==> flow/design.v <==
module AMBA_APB(
  input logic pclk,
  input logic prst_n,
  input logic [4:0] paddr,
  input logic pselx,
  input logic penable,
  input logic pwrite,
  input logic [31:0] pwdata,
  output logic pready,
  output logic [31:0] prdata
);
  reg [31:0] mem[31:0];
  typedef enum {
    IDLE    = 0,
    SETUP   = 1,
    ACCESS  = 2,
    XXX     = 3
  } state_e;
  state_e state, next;
  always_ff @(posedge pclk or negedge prst_n)
    if (!prst_n)  state <= IDLE;
    else          state <= next;
  always_comb begin
    next = XXX;
    case (state)
      IDLE: begin
        if (pselx & !penable) next = SETUP;
        else                  next = IDLE;
      end
      SETUP: begin
        if (penable & pselx)  next = ACCESS;
      end
      ACCESS: begin
        if (pready)           next = IDLE;
        else                  next = ACCESS;
      end
      default: begin
        next = IDLE;
      end
    endcase
  end
  always_ff @(posedge pclk or negedge prst_n) begin
    if (!prst_n) begin
      pready <= 0;
      prdata <= 0;
    end
    else begin
      if (next == ACCESS) begin
        if (pwrite) begin
          mem[paddr] <= pwrite ? pwdata : mem[paddr];
        end
        else begin
          prdata     <= mem[paddr];
        end
        pready       <= 1;
      end
      else begin
        pready       <= 0;
      end
    end
  end
endmodule
== Reports on AMBA_APB ==
Tool output for the design above, in the order of the flow.
Line numbers count from 1 in the design file above.
Operators: Yosys type, input widths -> output width; for muxes data width and select width s.
Library cell names are shortened.
A cell with -- has no value.

* Design top: AMBA_APB
* Clock: pclk
* Cell library: sky130hd
* Corner: tt_025C_1v80

== After elaboration ==
Source: Yosys, flattened and elaborated. Widths are those after wreduce. Registers that Yosys merges into a memory's read port (data or address) are not register bits. Print and check cells do not count. Equal cells are merged and count once.

* Output and inout bits: 33
* Bits in registers: 1,059

* Mux-type cells: 6
* Eq/ne operators: 34
* Bitwise logic cells: 3
* Reductions and logical operators: 36

{| class="wikitable"
|+ Operators by type and width
! kind !! count
|-
| $pmux 32 s32 || 1
|-
| $reduce_and 4->1 || 32
|-
| $eq 5x5->1 const B || 16
|-
| $eq 5x4->1 const B || 8
|-
| $logic_not 32->1 || 1
|-
| $eq 5x3->1 const B || 4
|-
| $eq 5x2->1 const B || 2
|-
| $pmux 2 s3 || 1
|-
| $eq 5x1->1 const B || 1
|-
| $logic_not 5->1 || 1
|-
| $eq 2x2->1 const B || 2
|-
| $mux 1 || 3
|-
| $and 1x1->1 || 2
|-
| $eq 2x1->1 const B || 1
|-
| $reduce_and 2->1 || 1
|-
| $mux 2 || 1
|-
| $not 1->1 || 1
|-
| $logic_not 1->1 || 1
|}

== Longest topological paths ==
Yosys ltp: most cells in a row. Word level: on the elaborated netlist, between registers, memories and ports. Mapped: between sequential cells and ports; inverters and the memories' decode and read muxes count.

* Word-level depth: 6
* ABC_AREA: 0
* Gate-level depth with buffers: 11
* Gate-level depth less buffers: 6

== Synthesis result ==
Source: synth_stat.txt of the flow (Yosys; design flattened, memories mapped). It holds for the ABC_AREA given above (unset counts as 0); a run with the other value may have another netlist.

* Cell count: 2,289
* Flip-flops: 1,061
* Buffer cells: 134
* Cell area after synthesis: 39,644.3 um2
* Area of sequential cells: 31,676.6 um2

{| class="wikitable"
|+ Cell types
! cell type !! count !! area in all (um2)
|-
| edfxtp_1 || 1,024 || 3.07E+04
|-
| a22oi_1 || 307 || 2,304.71
|-
| dfrtp_1 || 36 || 900.864
|-
| and3_1 || 124 || 775.744
|-
| nand4_1 || 61 || 381.616
|-
| buf_2 || 60 || 300.288
|-
| nand2_1 || 78 || 292.781
|-
| nor3_1 || 58 || 290.278
|-
| a2111oi_0 || 29 || 253.994
|-
| a22o_1 || 23 || 201.443
|-
| mux2i_1 || 19 || 190.182
|-
| nand3_1 || 38 || 190.182
|-
| clkbuf_1 || 50 || 187.68
|-
| nor2_1 || 49 || 183.926
|-
| o21ai_0 || 36 || 180.173
|-
| a221oi_1 || 20 || 175.168
|-
| a21oi_1 || 34 || 170.163
|-
| nor4_1 || 27 || 168.912
|}

Not listed: further types 52, cells in them 216.

== Worst setup path after synthesis ==
OpenSTA on the mapped netlist: ideal clock, no wires. The path of least setup slack (recovery checks aside). Input and output delay are each 20% of the period. Register names are those of the netlist, which keeps one name where synthesis merged equal registers.

* Kind: in2reg
* From: in paddr[4]
* To: reg mem[1][0]
* Clock period: 5.0 ns
* Driving pins on the path: 4
* Input delay: 1.000 ns
* Launch time at the first pin: 1.000 ns
* Library setup time: 0.461 ns
* Path buffers: 2
* Path slack: 0.478 ns
* Arrival: 4.061 ns
* Path delay: 3.522 ns
* Required time: 4.539 ns
* Period reached after synthesis: 4.522 ns

"path delay" is the arrival time less input delay plus setup time.
"driving pins on the path" counts driving pins, that of a launching flip-flop among them; a cell with two outputs on the path counts twice.
"period reached after synthesis" = period - worst setup slack (recovery checks aside). The figure is calculated, with input and output delays left at 20% of the set period.
The rows between start and end are the longest chain of elaborated cells between them; the timing report does not say that the signal goes this way. Where chains are equally long, one stands for them.
A line is the first line of the expression or statement that the cell stems from. Yosys adds cells for indexed reads and writes and turns some case tables into memories.

* Cells stage by stage: buf_4 > or3b_2 > buf_2 > nor3_1
* Length of the longest elaborated chain: 2
* Elaborated cells on any way between the ends: 2
* Classes of those cells: eq/ne (1); reduce/logical (1)

{| class="wikitable"
|+ Ends and longest elaborated chain, after synthesis
! what !! RTL line !! source
|-
| start: declaration || 4 || <nowiki>input logic [4:0] paddr,</nowiki>
|-
| $eq 5x1->1 || 50 || <nowiki>mem[paddr] <= pwrite ? pwdata : mem[paddr];</nowiki>
|-
| $reduce_and 4->1 || -- ||
|-
| end: assignment || 50 ||
|-
| end: declaration || 12 || <nowiki>reg [31:0] mem[31:0];</nowiki>
|}

== Worst path after layout ==
From the final timing report of flow run 1: the path of least setup slack in the routed layout; clock arrival at registers is part of the times.

* Kind: in2reg
* From: in pselx
* To: reg mem[8][13]
* Path buffers: 6
* Path slack: 0.36 ns
* Arrival: 5.08 ns
* Input delay: 1.00 ns
* Clock period: 5.0 ns
* Driving pins on the path: 11
* Required time: 5.44 ns
* Library setup time: 0.30 ns
* Launch time at the first pin: 1.00 ns

The rows between start and end are the longest chain of elaborated cells between them; the timing report does not say that the signal goes this way. Where chains are equally long, one stands for them.

* Cells stage by stage: clkdlybuf4s50_1 > a21oi_1 > nor2_1 > nor2_1 > nand3_1 > clkbuf_1 > nor3_2 > buf_4 > buf_4 > buf_4 > buf_4
* Length of the longest elaborated chain: 5
* Elaborated cells on any way between the ends: 7
* RTL lines with such cells: 4
* Classes of those cells: eq/ne (1); mux (3); logic (2); reduce/logical (1)

{| class="wikitable"
|+ Ends and longest elaborated chain, post-layout
! what !! RTL line !! source
|-
| start: declaration || 5 || <nowiki>input logic pselx,</nowiki>
|-
| $and 1x1->1 || 31 || <nowiki>if (penable & pselx)  next = ACCESS;</nowiki>
|-
| $mux 1 || 31 ||
|-
| $pmux 2 s3 || 25 || <nowiki>case (state)</nowiki>
|-
| $eq 2x2->1 || 48 || <nowiki>if (next == ACCESS) begin</nowiki>
|-
| $reduce_and 4->1 || -- ||
|-
| end: assignment || 50 || <nowiki>mem[paddr] <= pwrite ? pwdata : mem[paddr];</nowiki>
|-
| end: declaration || 12 || <nowiki>reg [31:0] mem[31:0];</nowiki>
|}

FLOW RESULTS
============

Top module AMBA_APB; platform sky130hd; tools Yosys and OpenROAD; 5 stored runs in no particular order. Input and output delays are each 20% of the period that was set; the output load is 0.01 pF.
By "clock period achieved" is meant the clock period of the run minus its worst setup slack. This is arithmetic on one report: input and output delays are still those of the set period (20% each).
"worst path time" is the time allowed to the run's worst setup path (the clock period less input and output delay, where it has them) less its slack. Clock arrival times count: a late capture clock shortens it, a late launch clock lengthens it.
By "power consumption" is meant OpenSTA's value without simulated activity: inputs other than the clock are taken to toggle once in ten clock periods, and the tool carries that through the logic.

=== Flow run 1 ===
{| class="wikitable"
! Setting !! Value
|-
| CAP_MARGIN || 30
|-
| CELL_PAD_IN_SITES_GLOBAL_PLACEMENT || 2
|-
| CORE_MARGIN || 10
|-
| CORE_UTILIZATION || 40
|-
| GPL_ROUTABILITY_DRIVEN || 0
|-
| GPL_TIMING_DRIVEN || 0
|-
| MAX_ROUTING_LAYER || met4
|-
| MIN_ROUTING_LAYER || met2
|-
| PLACE_DENSITY || 0.6
|-
| period_ns || 5.0
|-
| SLEW_MARGIN || 20
|-
! Result !! Value
|-
| Setup slack of the critical path || 0.360 ns
|-
| Total negative slack || 0.000 ns
|-
| Post-layout utilization || 49.6%
|-
| Power consumption || 20.653 mW
|-
| Clock period achieved || 4.640 ns
|-
| Netlist area reported by Yosys || 39,644.3 um2
|-
| Worst path time || 3.64 ns
|-
| Class of the worst setup path || in2reg
|-
| Full die area || 112,104.0 um2
|}

=== Flow run 2 ===
{| class="wikitable"
! Setting !! Value
|-
| CORE_UTILIZATION || 40
|-
| PLACE_DENSITY || 0.6
|-
| period_ns || 3.51
|-
| CAP_MARGIN || 20
|-
| CORE_MARGIN || 2
|-
| SLEW_MARGIN || 20
|-
! Result !! Value
|-
| Setup slack of the critical path || 0.709 ns
|-
| Total negative slack || 0.000 ns
|-
| Post-layout utilization || 48.4%
|-
| Power consumption || 27.597 mW
|-
| Clock period achieved || 2.801 ns
|-
| Netlist area reported by Yosys || 39,644.3 um2
|-
| Worst path time || 2.80 ns
|-
| Class of the worst setup path || reg2reg
|-
| Full die area || 101,646.0 um2
|}

=== Flow run 3 ===
{| class="wikitable"
! Setting !! Value
|-
| ABC_AREA || 0
|-
| CELL_PAD_IN_SITES_DETAIL_PLACEMENT || 2
|-
| CELL_PAD_IN_SITES_GLOBAL_PLACEMENT || 1
|-
| CORE_ASPECT_RATIO || 1.65
|-
| CORE_MARGIN || 6
|-
| CORE_UTILIZATION || 64
|-
| CTS_CLUSTER_SIZE || 82
|-
| GPL_ROUTABILITY_DRIVEN || 0
|-
| GPL_TIMING_DRIVEN || 0
|-
| HOLD_SLACK_MARGIN || 0.12
|-
| MAX_ROUTING_LAYER || met4
|-
| MIN_ROUTING_LAYER || met2
|-
| PLACE_DENSITY || 0.67
|-
| SETUP_SLACK_MARGIN || -0.2
|-
| TNS_END_PERCENT || 10
|-
| period_ns || 2.18
|-
| CAP_MARGIN || 20
|-
| SLEW_MARGIN || 20
|}
Stopped before the end: placement reported a tool error.

=== Flow run 4 ===
{| class="wikitable"
! Setting !! Value
|-
| ABC_AREA || 0
|-
| CELL_PAD_IN_SITES_DETAIL_PLACEMENT || 2
|-
| CELL_PAD_IN_SITES_GLOBAL_PLACEMENT || 1
|-
| CORE_ASPECT_RATIO || 0.56
|-
| CORE_MARGIN || 8
|-
| CORE_UTILIZATION || 16
|-
| GPL_ROUTABILITY_DRIVEN || 1
|-
| HOLD_SLACK_MARGIN || 0.12
|-
| MIN_ROUTING_LAYER || met2
|-
| PLACE_DENSITY_LB_ADDON || 0.21
|-
| TNS_END_PERCENT || 40
|-
| period_ns || 2.45
|-
| CAP_MARGIN || 20
|-
| SLEW_MARGIN || 20
|-
! Result !! Value
|-
| Setup slack of the critical path || 0.010 ns
|-
| Total negative slack || 0.000 ns
|-
| Post-layout utilization || 22.0%
|-
| Power consumption || 41.773 mW
|-
| Clock period achieved || 2.440 ns
|-
| Netlist area reported by Yosys || 39,644.3 um2
|-
| Worst path time || 2.44 ns
|-
| Class of the worst setup path || reg2reg
|-
| Full die area || 264,636.0 um2
|}

=== Flow run 5 ===
{| class="wikitable"
! Setting !! Value
|-
| CORE_UTILIZATION || 40
|-
| PLACE_DENSITY || 0.6
|-
| period_ns || 5.0
|-
| CAP_MARGIN || 20
|-
| CORE_MARGIN || 2
|-
| SLEW_MARGIN || 20
|-
! Result !! Value
|-
| Setup slack of the critical path || 1.578 ns
|-
| Total negative slack || 0.000 ns
|-
| Post-layout utilization || 46.8%
|-
| Power consumption || 18.778 mW
|-
| Clock period achieved || 3.422 ns
|-
| Netlist area reported by Yosys || 39,644.3 um2
|-
| Worst path time || 2.42 ns
|-
| Class of the worst setup path || in2reg
|-
| Full die area || 101,646.0 um2
|}
